==> flow/design.v <==
module tb_dp #(
    parameter BHT_ENTERIES    = 128,
    parameter BTB_ENTERIES    = 32,
    parameter INSTR_SIZE_BYTE = 4
) 
(
    clk,
    rst_n,
    in_fetch_pc,
    in_fetch_nop,
    in_exe_pc,
    in_exe_nop,
    in_exe_branch_taken,
    in_exe_branch_offset,
    out_pc_offset,
    out_fetch_branch_taken
);
input clk;
input rst_n;
input in_fetch_nop;
input [INSTR_SIZE_BYTE*8-1 :0] in_fetch_pc;
input in_exe_nop;
input [INSTR_SIZE_BYTE*8-1 :0] in_exe_pc;
input in_exe_branch_taken;
input [INSTR_SIZE_BYTE*8-1 :0] in_exe_branch_offset;
output [INSTR_SIZE_BYTE*8-1 :0] out_pc_offset;
output out_fetch_branch_taken;
reg [1:0] bht_entry [0:BHT_ENTERIES-1];
reg [INSTR_SIZE_BYTE*8-1 :0] btb_entry [0:BTB_ENTERIES-1];
reg [24:0] btb_tag [0:BTB_ENTERIES-1];
assign out_pc_offset = btb_entry[in_fetch_pc[6:2]];
assign out_fetch_branch_taken = bht_entry[in_fetch_pc[8:2]][1]&&(btb_tag[in_fetch_pc[6:2]]==in_fetch_pc[31:7]);
always@(posedge clk or negedge rst_n) begin
    if(rst_n) begin
        if(!in_exe_nop) begin
            if(in_exe_branch_taken) begin
                bht_entry[in_exe_pc[8:2]]  <= (bht_entry[in_exe_pc[8:2]]==2'b11) ? bht_entry[in_exe_pc[8:2]] : bht_entry[in_exe_pc[8:2]] + 1'b1   ;
                btb_entry[in_exe_pc[6:2]]  <=  in_exe_branch_offset;
                btb_tag[in_exe_pc[6:2]]    <=  in_exe_pc[31:7];
            end
            else if(!in_exe_branch_taken) begin
                bht_entry[in_exe_pc[8:2]]  <= (bht_entry[in_exe_pc[8:2]]==2'b00) ? bht_entry[in_exe_pc[8:2]] : bht_entry[in_exe_pc[8:2]] - 1'b1   ;
            end
        end
    end
    else if(!rst_n) begin
        bht_entry[0]  <=   0 ;bht_entry[1]  <=   0 ;bht_entry[2]  <=   0 ;bht_entry[3]  <=   0 ;bht_entry[4]  <=   0 ;bht_entry[5]  <=   0 ;bht_entry[6]  <=   0 ;bht_entry[7]  <=   0 ;bht_entry[8]  <=   0 ;bht_entry[9]  <=   0 ;
        bht_entry[10]  <=   0 ;bht_entry[11]  <=   0 ;bht_entry[12]  <=   0 ;bht_entry[13]  <=   0 ;bht_entry[14]  <=   0 ;bht_entry[15]  <=   0 ;bht_entry[16]  <=   0 ;bht_entry[17]  <=   0 ;bht_entry[18]  <=   0 ;bht_entry[19]  <=   0 ;
        bht_entry[20]  <=   0 ;bht_entry[21]  <=   0 ;bht_entry[22]  <=   0 ;bht_entry[23]  <=   0 ;bht_entry[24]  <=   0 ;bht_entry[25]  <=   0 ;bht_entry[26]  <=   0 ;bht_entry[27]  <=   0 ;bht_entry[28]  <=   0 ;bht_entry[29]  <=   0 ;
        bht_entry[30]  <=   0 ;bht_entry[31]  <=   0 ;bht_entry[32]  <=   0 ;bht_entry[33]  <=   0 ;bht_entry[34]  <=   0 ;bht_entry[35]  <=   0 ;bht_entry[36]  <=   0 ;bht_entry[37]  <=   0 ;bht_entry[38]  <=   0 ;bht_entry[39]  <=   0 ;
        bht_entry[40]  <=   0 ;bht_entry[41]  <=   0 ;bht_entry[42]  <=   0 ;bht_entry[43]  <=   0 ;bht_entry[44]  <=   0 ;bht_entry[45]  <=   0 ;bht_entry[46]  <=   0 ;bht_entry[47]  <=   0 ;bht_entry[48]  <=   0 ;bht_entry[49]  <=   0 ;
        bht_entry[50]  <=   0 ;bht_entry[51]  <=   0 ;bht_entry[52]  <=   0 ;bht_entry[53]  <=   0 ;bht_entry[54]  <=   0 ;bht_entry[55]  <=   0 ;bht_entry[56]  <=   0 ;bht_entry[57]  <=   0 ;bht_entry[58]  <=   0 ;bht_entry[59]  <=   0 ;
        bht_entry[60]  <=   0 ;bht_entry[61]  <=   0 ;bht_entry[62]  <=   0 ;bht_entry[63]  <=   0 ;bht_entry[64]  <=   0 ;bht_entry[65]  <=   0 ;bht_entry[66]  <=   0 ;bht_entry[67]  <=   0 ;bht_entry[68]  <=   0 ;bht_entry[69]  <=   0 ;
        bht_entry[70]  <=   0 ;bht_entry[71]  <=   0 ;bht_entry[72]  <=   0 ;bht_entry[73]  <=   0 ;bht_entry[74]  <=   0 ;bht_entry[75]  <=   0 ;bht_entry[76]  <=   0 ;bht_entry[77]  <=   0 ;bht_entry[78]  <=   0 ;bht_entry[79]  <=   0 ;
        bht_entry[80]  <=   0 ;bht_entry[81]  <=   0 ;bht_entry[82]  <=   0 ;bht_entry[83]  <=   0 ;bht_entry[84]  <=   0 ;bht_entry[85]  <=   0 ;bht_entry[86]  <=   0 ;bht_entry[87]  <=   0 ;bht_entry[88]  <=   0 ;bht_entry[89]  <=   0 ;
        bht_entry[90]  <=   0 ;bht_entry[91]  <=   0 ;bht_entry[92]  <=   0 ;bht_entry[93]  <=   0 ;bht_entry[94]  <=   0 ;bht_entry[95]  <=   0 ;bht_entry[96]  <=   0 ;bht_entry[97]  <=   0 ;bht_entry[98]  <=   0 ;bht_entry[99]  <=   0 ;
        bht_entry[100]  <=   0 ;bht_entry[101]  <=   0 ;bht_entry[102]  <=   0 ;bht_entry[103]  <=   0 ;bht_entry[104]  <=   0 ;bht_entry[105]  <=   0 ;bht_entry[106]  <=   0 ;bht_entry[107]  <=   0 ;bht_entry[108]  <=   0 ;bht_entry[109]  <=   0 ;
        bht_entry[110]  <=   0 ;bht_entry[111]  <=   0 ;bht_entry[112]  <=   0 ;bht_entry[113]  <=   0 ;bht_entry[114]  <=   0 ;bht_entry[115]  <=   0 ;bht_entry[116]  <=   0 ;bht_entry[117]  <=   0 ;bht_entry[118]  <=   0 ;bht_entry[119]  <=   0 ;
        bht_entry[120]  <=   0 ;bht_entry[121]  <=   0 ;bht_entry[122]  <=   0 ;bht_entry[123]  <=   0 ;bht_entry[124]  <=   0 ;bht_entry[125]  <=   0 ;bht_entry[126]  <=   0 ;bht_entry[127]  <=   0 ;
        btb_entry[0]  <=   0;
        btb_tag[0]    <=   0;
        btb_entry[1]  <=   0;
        btb_tag[1]    <=   0;
        btb_entry[2]  <=   0;
        btb_tag[2]    <=   0;
        btb_entry[3]  <=   0;
        btb_tag[3]    <=   0;
        btb_entry[4]  <=   0;
        btb_tag[4]    <=   0;
        btb_entry[5]  <=   0;
        btb_tag[5]    <=   0;
        btb_entry[6]  <=   0;
        btb_tag[6]    <=   0;
        btb_entry[7]  <=   0;
        btb_tag[7]    <=   0;
        btb_entry[8]  <=   0;
        btb_tag[8]    <=   0;
        btb_entry[9]  <=   0;
        btb_tag[9]    <=   0;
        btb_entry[10]  <=   0;
        btb_tag[10]    <=   0;
        btb_entry[11]  <=   0;
        btb_tag[11]    <=   0;
        btb_entry[12]  <=   0;
        btb_tag[12]    <=   0;
        btb_entry[13]  <=   0;
        btb_tag[13]    <=   0;
        btb_entry[14]  <=   0;
        btb_tag[14]    <=   0;
        btb_entry[15]  <=   0;
        btb_tag[15]    <=   0;
        btb_entry[16]  <=   0;
        btb_tag[16]    <=   0;
        btb_entry[17]  <=   0;
        btb_tag[17]    <=   0;
        btb_entry[18]  <=   0;
        btb_tag[18]    <=   0;
        btb_entry[19]  <=   0;
        btb_tag[19]    <=   0;
        btb_entry[20]  <=   0;
        btb_tag[20]    <=   0;
        btb_entry[21]  <=   0;
        btb_tag[21]    <=   0;
        btb_entry[22]  <=   0;
        btb_tag[22]    <=   0;
        btb_entry[23]  <=   0;
        btb_tag[23]    <=   0;
        btb_entry[24]  <=   0;
        btb_tag[24]    <=   0;
        btb_entry[25]  <=   0;
        btb_tag[25]    <=   0;
        btb_entry[26]  <=   0;
        btb_tag[26]    <=   0;
        btb_entry[27]  <=   0;
        btb_tag[27]    <=   0;
        btb_entry[28]  <=   0;
        btb_tag[28]    <=   0;
        btb_entry[29]  <=   0;
        btb_tag[29]    <=   0;
        btb_entry[30]  <=   0;
        btb_tag[30]    <=   0;
        btb_entry[31]  <=   0;
        btb_tag[31]    <=   0;
    end
end
endmodule
Ticket comment

* Step by step through the tools: tb_dp
Module tb_dp before and after one edit of its RTL, step after step.
"unedited" refers to lines of the RTL above, "edited" to lines of the edited file.
"change" is "edited" less "unedited", of the values as shown; "rel. change" is that difference over "unedited", in percent.
Cell names lack the library's common part.
The mark n/a stands for no value.
- Design top :: tb_dp
- Clock :: clk
- Cell library :: sky130hd
- Corner :: tt_025C_1v80

* Diff
The edit as a unified diff against the file above.
A script made this edit. It changes what the design does and was not meant as an optimisation.
#+begin_src diff
@@ -33,5 +33,5 @@
 always@(posedge clk or negedge rst_n) begin
     if(rst_n) begin
-        if(!in_exe_nop) begin
+        begin
             if(in_exe_branch_taken) begin
                 bht_entry[in_exe_pc[8:2]]  <= (bht_entry[in_exe_pc[8:2]]==2'b11) ? bht_entry[in_exe_pc[8:2]] : bht_entry[in_exe_pc[8:2]] + 1'b1   ;
#+end_src

* Word-level counts
Source: Yosys, flattened and elaborated. Widths are those after wreduce. Registers that Yosys merges into a memory's read port (data or address) are not register bits. Print and check cells do not count. Equal cells are merged and count once.
** Bit counts
- register bits after elaboration :: unedited 2080, edited 2080, change 0, rel. change 0.00%
- cells after elaboration :: unedited 1074, edited 943, change -131, rel. change -12.20%
- input port bits :: unedited 101, edited 101, change 0, rel. change 0.00%
** Cells by class
- bitwise gates (word level) :: unedited 1, edited 0, change -1, rel. change -100.00%
- eq/ne operators :: unedited 318, edited 318, change 0, rel. change 0.00%
- reduce/logical cells :: unedited 166, edited 38, change -128, rel. change -77.11%
- add/subtract/negate cells :: unedited 2, edited 2, change 0, rel. change 0.00%
- multiplexer cells :: unedited 395, edited 393, change -2, rel. change -0.51%
** Operators with widths
- AND reduction 2 bit :: unedited 128, edited 32, change -96, rel. change -75.00%
- AND reduction 3 bit :: unedited 32, edited 0, change -32, rel. change -100.00%
- 2-to-1 mux 2 bit :: unedited 390, edited 388, change -2, rel. change -0.51%
- NOT 1 bit :: unedited 1, edited 0, change -1, rel. change -100.00%
- equality test 7 bit with constant B :: unedited 128, edited 128, change 0, rel. change 0.00%
- equality test 7 x 6 -> 1 bit with constant B :: unedited 64, edited 64, change 0, rel. change 0.00%
- equality test 5 bit with constant B :: unedited 32, edited 32, change 0, rel. change 0.00%
- equality test 7 x 5 -> 1 bit with constant B :: unedited 32, edited 32, change 0, rel. change 0.00%
- equality test 5 x 4 -> 1 bit with constant B :: unedited 16, edited 16, change 0, rel. change 0.00%
- equality test 7 x 4 -> 1 bit with constant B :: unedited 16, edited 16, change 0, rel. change 0.00%
- equality test 5 x 3 -> 1 bit with constant B :: unedited 8, edited 8, change 0, rel. change 0.00%
- equality test 7 x 3 -> 1 bit with constant B :: unedited 8, edited 8, change 0, rel. change 0.00%
- equality test 5 x 2 -> 1 bit with constant B :: unedited 4, edited 4, change 0, rel. change 0.00%
- equality test 7 x 2 -> 1 bit with constant B :: unedited 4, edited 4, change 0, rel. change 0.00%
- equality test 5 x 1 -> 1 bit with constant B :: unedited 2, edited 2, change 0, rel. change 0.00%
- equality test 7 x 1 -> 1 bit with constant B :: unedited 2, edited 2, change 0, rel. change 0.00%
- logical NOT 5 bit :: unedited 2, edited 2, change 0, rel. change 0.00%
- logical NOT 7 bit :: unedited 2, edited 2, change 0, rel. change 0.00%
- case mux 2 bit (select 128 bit) :: unedited 2, edited 2, change 0, rel. change 0.00%
- adder 2 x 1 -> 2 bit with constant B :: unedited 1, edited 1, change 0, rel. change 0.00%
- equality test 2 bit with constant B :: unedited 1, edited 1, change 0, rel. change 0.00%
- equality test 25 bit :: unedited 1, edited 1, change 0, rel. change 0.00%
- logical AND 1 bit :: unedited 1, edited 1, change 0, rel. change 0.00%
- logical NOT 2 bit :: unedited 1, edited 1, change 0, rel. change 0.00%
- case mux 2 bit (select 127 bit) :: unedited 1, edited 1, change 0, rel. change 0.00%
- case mux 25 bit (select 32 bit) :: unedited 1, edited 1, change 0, rel. change 0.00%
- case mux 32 bit (select 32 bit) :: unedited 1, edited 1, change 0, rel. change 0.00%
- subtractor 2 x 1 -> 2 bit with constant B :: unedited 1, edited 1, change 0, rel. change 0.00%

* Logic depth
Depth = most cells in a row (Yosys ltp): at word level without a register or memory, in the mapped netlist without a sequential cell, where the memories' decode and read muxes count.
** Depth
- word-level depth :: unedited 8, edited 7, change -1, rel. change -12.50%
- ABC_AREA :: unedited 0, edited 0
- gate-level depth with buffers :: unedited 15, edited 16, change +1, rel. change +6.67%
- mapped depth without buffers :: unedited 9, edited 9, change 0, rel. change 0.00%

* Mapped cells and area
Source: synth_stat.txt of the flow (Yosys; design flattened, memories mapped). It holds for the ABC_AREA given above (unset counts as 0); a run with the other value may have another netlist.
** Cell types
- nand2_1 :: unedited 669, edited 220, change -449, rel. change -67.12%
- nor2_1 :: unedited 144, edited 483, change +339, rel. change +235.42%
- o21ai_0 :: unedited 310, edited 56, change -254, rel. change -81.94%
- a21oi_1 :: unedited 107, edited 273, change +166, rel. change +155.14%
- and3_1 :: unedited 126, edited 241, change +115, rel. change +91.27%
- a22oi_1 :: unedited 702, edited 624, change -78, rel. change -11.11%
- clkbuf_1 :: unedited 362, edited 418, change +56, rel. change +15.47%
- a31oi_1 :: unedited 17, edited 62, change +45, rel. change +264.71%
- nand3_1 :: unedited 169, edited 131, change -38, rel. change -22.49%
- nor4_1 :: unedited 68, edited 32, change -36, rel. change -52.94%
- a2111oi_0 :: unedited 43, edited 78, change +35, rel. change +81.40%
- buf_1 :: unedited 253, edited 221, change -32, rel. change -12.65%
- a21oi_4 :: unedited 0, edited 30, change +30
- a221oi_1 :: unedited 37, edited 61, change +24, rel. change +64.86%
- buf_2 :: unedited 74, edited 57, change -17, rel. change -22.97%
- a222oi_1 :: unedited 19, edited 34, change +15, rel. change +78.95%
- inv_1 :: unedited 24, edited 10, change -14, rel. change -58.33%
- o32ai_1 :: unedited 3, edited 16, change +13, rel. change +433.33%
The list need not be complete.
** Synthesis totals
- synthesis area (µm²) :: unedited 93124.3, edited 93733.6, change +609.3, rel. change +0.65%
- flip-flops :: unedited 2080, edited 2080, change 0, rel. change 0.00%
- cell count :: unedited 7590, edited 7521, change -69, rel. change -0.91%

* Worst setup path after synthesis
Path of least setup slack by OpenSTA after synthesis, without wires, with an ideal clock, recovery checks aside; 20% of the period is set as input and as output delay. Where synthesis merged equal registers, the netlist keeps one of their names.
** Path after synthesis
- path kind :: unedited input -> output, edited input -> output
- start point :: unedited in in_fetch_pc[4], edited in in_fetch_pc[3]
- end point :: unedited out out_fetch_branch_taken, edited out out_fetch_branch_taken
- path buffers :: unedited 3, edited 3, change 0, rel. change 0.00%
- arrival time (ns) :: unedited 4.704, edited 4.692, change -0.012, rel. change -0.26%
- time at the first pin (ns) :: unedited 2.000, edited 2.000, change 0.000, rel. change 0.00%
- delay of the path (ns) :: unedited 2.704, edited 2.692, change -0.012, rel. change -0.44%
- path slack (ns) :: unedited 3.296, edited 3.308, change +0.012
- period (ns) :: unedited 10.0, edited 10.0, change 0.0, rel. change 0.00%
- stages :: unedited 11, edited 12, change +1, rel. change +9.09%
- external output delay (ns) :: unedited 2.000, edited 2.000, change 0.000, rel. change 0.00%
- synthesis period reached (ns) :: unedited 6.704, edited 6.692, change -0.012, rel. change -0.18%
"delay of the path" is the arrival time less input delay plus setup time.
At an output port there is no setup time.
"stages" counts driving pins, that of a launching flip-flop among them; a cell with two outputs on the path counts twice.
"synthesis period reached" = period - worst setup slack (recovery checks aside). The figure is calculated, with input and output delays left at 20% of the set period.
Between the ends stands the longest chain of elaborated cells between them, by number of cells; it is not shown to be the way that was timed. Of several equally long chains one is given.
A line is the first line of the expression or statement that the cell stems from. Yosys adds cells for indexed reads and writes and turns some case tables into memories.
Between the ends, after synthesis, unedited:
- Path through :: buf_6 or3b_2 nor2_1 clkbuf_1 clkbuf_1 a222oi_1 nand4_1 o22ai_1 xnor2_1 or4_1 nor4_1
- Cells in the longest elaborated chain :: 4
- Elaborated cells between the ends (all ways) :: 164
** Ends and longest elaborated chain, after synthesis, unedited
- start, declared :: line 21 : input [INSTR_SIZE_BYTE*8-1 :0] in_fetch_pc;
- equality test 5 bit :: line 32 : assign out_fetch_branch_taken = bht_entry[in_fetch_pc[8:2]][1]&&(btb_tag[in_fetch_pc[6:2]]==in_fetch_pc[31:7]) ...
- case mux 25 bit (select 32 bit) :: line 32
- equality test 25 bit :: line 32
- logical AND 1 bit :: line 32
- end, declared :: line 27 : output out_fetch_branch_taken;
Between the ends, after synthesis, edited:
- Path through :: buf_2 or3b_2 clkbuf_1 nor2_1 clkbuf_1 a22oi_1 nand4_1 o32ai_1 xor2_1 nand4_1 or4_1 a2111oi_2
- Cells in the longest elaborated chain :: 4
- Elaborated cells between the ends (all ways) :: 164
** Ends and longest elaborated chain, after synthesis, edited
- start, declared :: line 21 : input [INSTR_SIZE_BYTE*8-1 :0] in_fetch_pc;
- equality test 5 bit :: line 32 : assign out_fetch_branch_taken = bht_entry[in_fetch_pc[8:2]][1]&&(btb_tag[in_fetch_pc[6:2]]==in_fetch_pc[31:7]) ...
- case mux 25 bit (select 32 bit) :: line 32
- equality test 25 bit :: line 32
- logical AND 1 bit :: line 32
- end, declared :: line 27 : output out_fetch_branch_taken;

* Timing after layout
Path of least setup slack in the final report of each run of pair A (OpenROAD, finished layout, wires in). Where an end is a register, its clock arrival counts in the times.
** Path post-layout
- path kind :: unedited input -> output, edited input -> output
- start point :: unedited in in_fetch_pc[6], edited in in_fetch_pc[6]
- end point :: unedited out out_fetch_branch_taken, edited out out_fetch_branch_taken
- external output delay (ns) :: unedited 2.00, edited 2.00, change 0.00, rel. change 0.00%
- path slack (ns) :: unedited 0.45, edited 0.95, change +0.50
- period (ns) :: unedited 10.0, edited 10.0, change 0.0, rel. change 0.00%
- arrival time (ns) :: unedited 7.55, edited 7.05, change -0.50, rel. change -6.62%
- path buffers :: unedited 4, edited 5, change +1, rel. change +25.00%
- time at the first pin (ns) :: unedited 2.00, edited 2.00, change 0.00, rel. change 0.00%
- stages :: unedited 13, edited 14, change +1, rel. change +7.69%
Between the ends stands the longest chain of elaborated cells between them, by number of cells; it is not shown to be the way that was timed. Of several equally long chains one is given.
Between the ends, post-layout, unedited:
- Path through :: clkbuf_4 or3b_1 nor2_4 buf_4 a22oi_1 nand2_1 nor4_1 a31oi_1 xor2_1 or4_1 nor4_2 buf_4 clkdlybuf4s50_1
- Cells in the longest elaborated chain :: 4
- Elaborated cells between the ends (all ways) :: 164
** Ends and longest elaborated chain, post-layout, unedited
- start, declared :: line 21 : input [INSTR_SIZE_BYTE*8-1 :0] in_fetch_pc;
- equality test 5 bit :: line 32 : assign out_fetch_branch_taken = bht_entry[in_fetch_pc[8:2]][1]&&(btb_tag[in_fetch_pc[6:2]]==in_fetch_pc[31:7]) ...
- case mux 25 bit (select 32 bit) :: line 32
- equality test 25 bit :: line 32
- logical AND 1 bit :: line 32
- end, declared :: line 27 : output out_fetch_branch_taken;
Between the ends, post-layout, edited:
- Path through :: buf_4 or2_2 nor2_4 buf_4 buf_4 a22o_1 a221oi_1 nand4_1 o22ai_1 xor2_1 nand4_1 a2111oi_2 buf_4 buf_4
- Cells in the longest elaborated chain :: 4
- Elaborated cells between the ends (all ways) :: 164
** Ends and longest elaborated chain, post-layout, edited
- start, declared :: line 21 : input [INSTR_SIZE_BYTE*8-1 :0] in_fetch_pc;
- equality test 5 bit :: line 32 : assign out_fetch_branch_taken = bht_entry[in_fetch_pc[8:2]][1]&&(btb_tag[in_fetch_pc[6:2]]==in_fetch_pc[31:7]) ...
- case mux 25 bit (select 32 bit) :: line 32
- equality test 25 bit :: line 32
- logical AND 1 bit :: line 32
- end, declared :: line 27 : output out_fetch_branch_taken;

* Layout results
Runs of the flow (Yosys, OpenROAD) on both versions; the two runs of a pair have the same settings. The constraints put input and output delay at 20% of the set period each and load the outputs with 0.01 pF.
Flow settings, pair A:
- CORE_UTILIZATION :: 30
- SETUP_SLACK_MARGIN :: 0.5
- period_ns :: 10.0
- CAP_MARGIN :: 20
- CORE_MARGIN :: 2
- SLEW_MARGIN :: 20
** Results, pair A
- mapped cell area after synthesis (µm²) :: unedited 93124.3, edited 93733.6, change +609.3, rel. change +0.65%
- area of the die (µm²) :: unedited 314889.0, edited 316935.0, change +2046.0, rel. change +0.65%
- worst hold slack (ns) :: unedited 0.475, edited 0.475, change 0.000
- total power of the final layout (µW) :: unedited 21045, edited 22916, change +1871, rel. change +8.89%
- total negative setup slack (ns) :: unedited 0.000, edited 0.000, change 0.000
- standard-cell area after layout (µm²) :: unedited 107466.0, edited 107576.0, change +110.0, rel. change +0.10%
- period achieved (ns) :: unedited 9.549, edited 9.054, change -0.495, rel. change -5.18%
- worst setup slack after layout (ns) :: unedited 0.451, edited 0.946, change +0.495
Flow settings, pair B:
- ABC_AREA :: 1
- CELL_PAD_IN_SITES_DETAIL_PLACEMENT :: 0
- CORE_UTILIZATION :: 40
- CTS_CLUSTER_DIAMETER :: 202
- CTS_CLUSTER_SIZE :: 21
- GPL_ROUTABILITY_DRIVEN :: 0
- MAX_ROUTING_LAYER :: met4
- PLACE_DENSITY_LB_ADDON :: 0.18
- SLEW_MARGIN :: 20
- period_ns :: 6.16
- CAP_MARGIN :: 20
- CORE_MARGIN :: 2
** Results, pair B
- mapped cell area after synthesis (µm²) :: unedited 94334.2, edited 91946.9, change -2387.3, rel. change -2.53%
- area of the die (µm²) :: unedited 239738.0, edited 233719.0, change -6019.0, rel. change -2.51%
- total power of the final layout (µW) :: unedited 27292, edited 28917, change +1625, rel. change +5.95%
- total negative setup slack (ns) :: unedited 0.000, edited 0.000, change 0.000
- standard-cell area after layout (µm²) :: unedited 105133.0, edited 101845.0, change -3288.0, rel. change -3.13%
- period achieved (ns) :: unedited 6.117, edited 6.016, change -0.101, rel. change -1.65%
- worst setup slack after layout (ns) :: unedited 0.043, edited 0.144, change +0.101
"period achieved": clock period set for the run, less the worst setup slack. It is reckoned from that one timing run; input and output delays stay at 20% of the period that was set.
By "total power of the final layout" is meant OpenSTA's value without simulated activity: inputs other than the clock are taken to toggle once in ten clock periods, and the tool carries that through the logic.
